==> flow/design.v <==
`timescale 1ns / 1ps
module fir
#(
    parameter   DIN_WIDTH    = 8    ,    
                FIR_TAP      = 16   ,    
                COEF_WIDTH   = 8    ,    
                DOUT_WIDTH   = 8        
)
(
    input           clk         ,
    input           rst_n       ,
    input           load_sw     ,                
    input       [ DIN_WIDTH-1:0]    data_in ,    
    input       [COEF_WIDTH-1:0]    coff_in ,    
    output      [DOUT_WIDTH-1:0]    data_out     
    );
localparam  PROD_WIDTH   = DIN_WIDTH + COEF_WIDTH,  
            ADD_WIDTH    = PROD_WIDTH + clogb2(FIR_TAP) ; 
reg [DIN_WIDTH-1:0] data_in_r;
wire [ADD_WIDTH-1:0] data_out_w;
reg [COEF_WIDTH-1:0] coff [FIR_TAP-1:0];     
wire [PROD_WIDTH-1:0] prod [FIR_TAP-1:0];    
reg [ADD_WIDTH-1:0] sum [FIR_TAP-1:0];       
always @(posedge clk or negedge rst_n) begin: LOAD
    integer i;
    if (!rst_n) begin
        for (i = 0; i <= FIR_TAP-1; i = i +1) begin
            coff[i] <= 'd0;
        end
        data_in_r <= 'd0;
    end else if(!load_sw) begin      
        coff[FIR_TAP-1] <= coff_in;
        for (i = FIR_TAP-1; i > 0; i = i -1) begin
            coff[i-1] <= coff[i];
        end
    end else begin
        data_in_r <= data_in;        
    end
end
genvar k;
generate
    for (k = 0; k < FIR_TAP; k = k + 1) begin
        assign prod[k] = data_in_r * coff[k];
    end
endgenerate
always @(posedge clk or negedge rst_n) begin: SOP
    integer m;
    if (!rst_n) begin
        for (m = 0; m < FIR_TAP; m = m + 1) begin
            sum[m] <= 'd0;
        end
    end else begin
        sum[FIR_TAP-1] <= prod[FIR_TAP-1];
        for (m = FIR_TAP-1; m > 0; m = m - 1) begin
            sum[m-1] <= prod[m-1] + sum[m];
        end
    end
end
assign data_out_w = sum[0];
assign data_out = data_out_w[ADD_WIDTH-1:ADD_WIDTH-DOUT_WIDTH];
function integer clogb2 (input integer depth);
    begin
        for(clogb2=0; depth>1; clogb2=clogb2+1)
        depth = depth >> 1;
    end
endfunction
endmodule
Step by step through the tools: fir
The steps from the RTL of fir to its reports follow in flow order.
Lines are those of the file above, counted from 1.
Operators carry their Yosys type and port widths (W data, S select, Z words).
Cell names lack the library's common part.
The mark -- stands for no value.
- top module: fir
- clock port: clk
- cell library: sky130hd
- corner: tt_025C_1v80

Word-level counts
Yosys after proc, flatten, opt, wreduce and memory -nomap, before mapping. Enables and synchronous resets that opt folds into registers are not counted as muxes. Print and check cells are not counted. Equal cells are merged and count once.
- input bits: 19
- noted cells after elaboration: 64
- register bits: 449
- output and inout port bits at 8
- noted multipliers: 16
- noted $add $sub $neg: 15
- operator list (cell ; number):
    $mul A8 B8 Y16 ; 16
    $add A16 B20 Y20 ; 13
    $add A16 B17 Y18 ; 1
    $add A16 B16 Y17 ; 1

Longest topological paths
Depth = most cells in a row (Yosys ltp): at word level without a register or memory, in the mapped netlist without a sequential cell, where the memories' decode and read muxes count.
- depth after elaboration at 2
- noted ABC_AREA: 1
- noted depth in mapped cells: 22
- mapped depth without buffers at 20

After synthesis
Source: synth_stat.txt of the flow (Yosys; design flattened, memories mapped). It holds for the ABC_AREA given above (unset counts as 0); a run with the other value may have another netlist.
- mapped area: 0.0567081 mm2
- noted flip-flop cells: 434
- area of sequential cells at 0.0108604 mm2
- cells in the netlist: 7108
- buffer cells: 268
- cell types (cell ; number ; total area (um2)):
    fa_1 ; 786 ; 1.57E+04
    dfrtp_1 ; 434 ; 1.09E+04
    inv_1 ; 2172 ; 8.15E+03
    ha_1 ; 641 ; 8.02E+03
    nand2_1 ; 1590 ; 5.97E+03
    a21oi_1 ; 307 ; 1.54E+03
    xor2_1 ; 154 ; 1.35E+03
    nand3_1 ; 184 ; 920.883
    nor2_1 ; 227 ; 852.067
    clkbuf_1 ; 216 ; 810.778
    o21ai_0 ; 159 ; 795.763
    mux2_2 ; 24 ; 270.259
    xnor2_1 ; 27 ; 236.477
    a21o_1 ; 23 ; 172.666
    buf_2 ; 34 ; 170.163
    nand4_1 ; 17 ; 106.352
    o21bai_1 ; 13 ; 97.594
    nand3_2 ; 8 ; 80.077
Other cell types: 20; their cells: 92.

Worst setup path after synthesis
Path of least setup slack by OpenSTA after synthesis, without wires, with an ideal clock, recovery checks aside; 20% of the period is set as input and as output delay. Where synthesis merged equal registers, the netlist keeps one of their names.
- kind: flip-flop to flip-flop
- start point: register data_in_r[7]
- end point: register sum[11][16]
- setup slack: 2.777 ns
- path buffers at 2
- noted stages on the path: 20
- period at 7.0 ns
- required time: 6.883 ns
- noted delay of the path: 4.223 ns
- arrival time: 4.106 ns
- library setup time at 0.117 ns
- launch time at the first pin at 0.000 ns
- noted synthesis period reached: 4.223 ns
"delay of the path" is the arrival time less input delay plus setup time.
"stages on the path" counts driving pins, that of a launching flip-flop among them; a cell with two outputs on the path counts twice.
"synthesis period reached" is the clock period less the worst setup slack; recovery checks do not enter. This is arithmetic on one report: input and output delays are still those of the set period (20% each).
The rows between start and end are the longest chain of elaborated cells between them; the timing report does not say that the signal goes this way. Where chains are equally long, one stands for them.
Each line given opens the expression or statement behind the cell; cells for indexed reads and writes are added by Yosys, which also makes memories of some case tables.
- cell sequence: dfrtp_1 > clkbuf_1 > clkbuf_1 > nand2_1 > fa_1 > inv_1 > fa_1 > fa_1 > inv_1 > fa_1 > inv_1 > ha_1 > a21oi_1 > nor2_1 > o21ai_0 > nand3_1 > nand2_1 > nand2_1 > nand2_1 > nand2_1
- length of the longest elaborated chain: 2
- noted elaborated cells between the ends (all ways): 2
- source lines of those cells at 2
- those cells by class: add/sub (1); mul (1)
- ends and longest elaborated chain, after synthesis (item ; RTL line ; RTL):
    from (decl) ; 19 ; reg [DIN_WIDTH-1:0] data_in_r;
    from (assign) ; 30 ; data_in_r <= 'd0;
    from (assign) ; 37 ; data_in_r <= data_in;
    $mul A8 B8 Y16 ; 43 ; assign prod[k] = data_in_r * coff[k];
    $add A16 B20 Y20 ; 55 ; sum[m-1] <= prod[m-1] + sum[m];
    to (assign) ; 50 ; sum[m] <= 'd0;
    to (assign) ; 55 ;
    to (decl) ; 23 ; reg [ADD_WIDTH-1:0] sum [FIR_TAP-1:0];

Timing after layout
From the final timing report of run A: the path of least setup slack in the routed layout; clock arrival at registers is part of the times.
- kind: flip-flop to flip-flop
- start point: register data_in_r[4]
- end point: register sum[9][10]
- setup slack: 0.04 ns
- arrival time: 5.05 ns
- period at 4.52 ns
- launch time at the first pin at 0.66 ns
- noted stages on the path: 20
- path buffers at 5
- library setup time at 0.07 ns
- required time: 5.09 ns
The rows between start and end are the longest chain of elaborated cells between them; the timing report does not say that the signal goes this way. Where chains are equally long, one stands for them.
- cell sequence: dfrtp_4 > buf_6 > buf_16 > buf_12 > buf_6 > nand2_4 > fa_1 > fa_1 > inv_2 > fa_1 > inv_1 > fa_1 > inv_2 > ha_4 > a21oi_4 > o21ai_2 > inv_1 > nand2_2 > buf_4 > xor2_1
- length of the longest elaborated chain: 2
- noted elaborated cells between the ends (all ways): 2
- source lines of those cells at 2
- those cells by class: add/sub (1); mul (1)
- ends and longest elaborated chain, post-layout (item ; RTL line ; RTL):
    from (decl) ; 19 ; reg [DIN_WIDTH-1:0] data_in_r;
    from (assign) ; 30 ; data_in_r <= 'd0;
    from (assign) ; 37 ; data_in_r <= data_in;
    $mul A8 B8 Y16 ; 43 ; assign prod[k] = data_in_r * coff[k];
    $add A16 B20 Y20 ; 55 ; sum[m-1] <= prod[m-1] + sum[m];
    to (assign) ; 50 ; sum[m] <= 'd0;
    to (assign) ; 55 ;
    to (decl) ; 23 ; reg [ADD_WIDTH-1:0] sum [FIR_TAP-1:0];

Design fir on sky130hd. What follows are 2 stored runs of the flow, each under its own settings; their order means nothing. The constraints put input and output delay at 20% of the set period each and load the outputs with 0.01 pF.
"worst path time" = time allowed to the worst setup path (clock period - input delay - output delay, where it has them) - its slack; a late launch clock adds to it, a late capture clock takes from it.

Run A

==> flow/run.sh <==
#!/bin/bash
# the make line also repeats the synthesis and layout settings of config.mk as NAME=value (left out here)
make -C /OpenROAD-flow-scripts/flow DESIGN_CONFIG=/design/flow/config.mk WORK_HOME=/design/flow/orfs CLKGATE_MAP_FILE= finish
==> flow/config.mk <==
export PLATFORM = sky130hd
export DESIGN_NAME = fir
export DESIGN_NICKNAME = fir
export VERILOG_FILES = /design/flow/design.v
export SDC_FILE = /design/flow/constraint.sdc
export NUM_CORES = 4
export LEC_CHECK = 0
export ABC_AREA = 1
export CAP_MARGIN = 40
export CORE_ASPECT_RATIO = 0.6
export CORE_MARGIN = 2
export CORE_UTILIZATION = 26
export CTS_CLUSTER_DIAMETER = 263
export CTS_CLUSTER_SIZE = 50
export PLACE_DENSITY_LB_ADDON = 0.03
export SLEW_MARGIN = 20
==> flow/constraint.sdc <==
create_clock -name core_clock -period 4.52 [get_ports {clk}]
set_input_delay 0.9040 -clock core_clock [delete_from_list [all_inputs] [get_ports {clk}]]
set_output_delay 0.9040 -clock core_clock [all_outputs]
set_load 0.01 [all_outputs]

Measured in run A:
- worst path time at 4.48 ns
- worst setup path kind: flip-flop to flip-flop
- noted the worst setup slack after layout: 0.042 ns
- noted the standard-cell area after layout: 0.0697832 mm2
- chip area in the Yosys report: 0.0567081 mm2
- die area at 0.221981 mm2

Run B

==> flow/run.sh <==
#!/bin/bash
# the make line also repeats the synthesis and layout settings of config.mk as NAME=value (left out here)
make -C /OpenROAD-flow-scripts/flow DESIGN_CONFIG=/design/flow/config.mk WORK_HOME=/design/flow/orfs CLKGATE_MAP_FILE= finish
==> flow/config.mk <==
export PLATFORM = sky130hd
export DESIGN_NAME = fir
export DESIGN_NICKNAME = fir
export VERILOG_FILES = /design/flow/design.v
export SDC_FILE = /design/flow/constraint.sdc
export NUM_CORES = 4
export LEC_CHECK = 0
export CAP_MARGIN = 20
export CORE_MARGIN = 2
export CORE_UTILIZATION = 40
export SLEW_MARGIN = 20
==> flow/constraint.sdc <==
create_clock -name core_clock -period 5.91 [get_ports {clk}]
set_input_delay 1.1820 -clock core_clock [delete_from_list [all_inputs] [get_ports {clk}]]
set_output_delay 1.1820 -clock core_clock [all_outputs]
set_load 0.01 [all_outputs]

Measured in run B:
- chip area in the Yosys report: 0.0542545 mm2
- noted the worst setup slack after layout: 0.430 ns
- worst path time at 5.48 ns
- worst setup path kind: flip-flop to flip-flop
- die area at 0.1386 mm2
- noted the standard-cell area after layout: 0.0586875 mm2
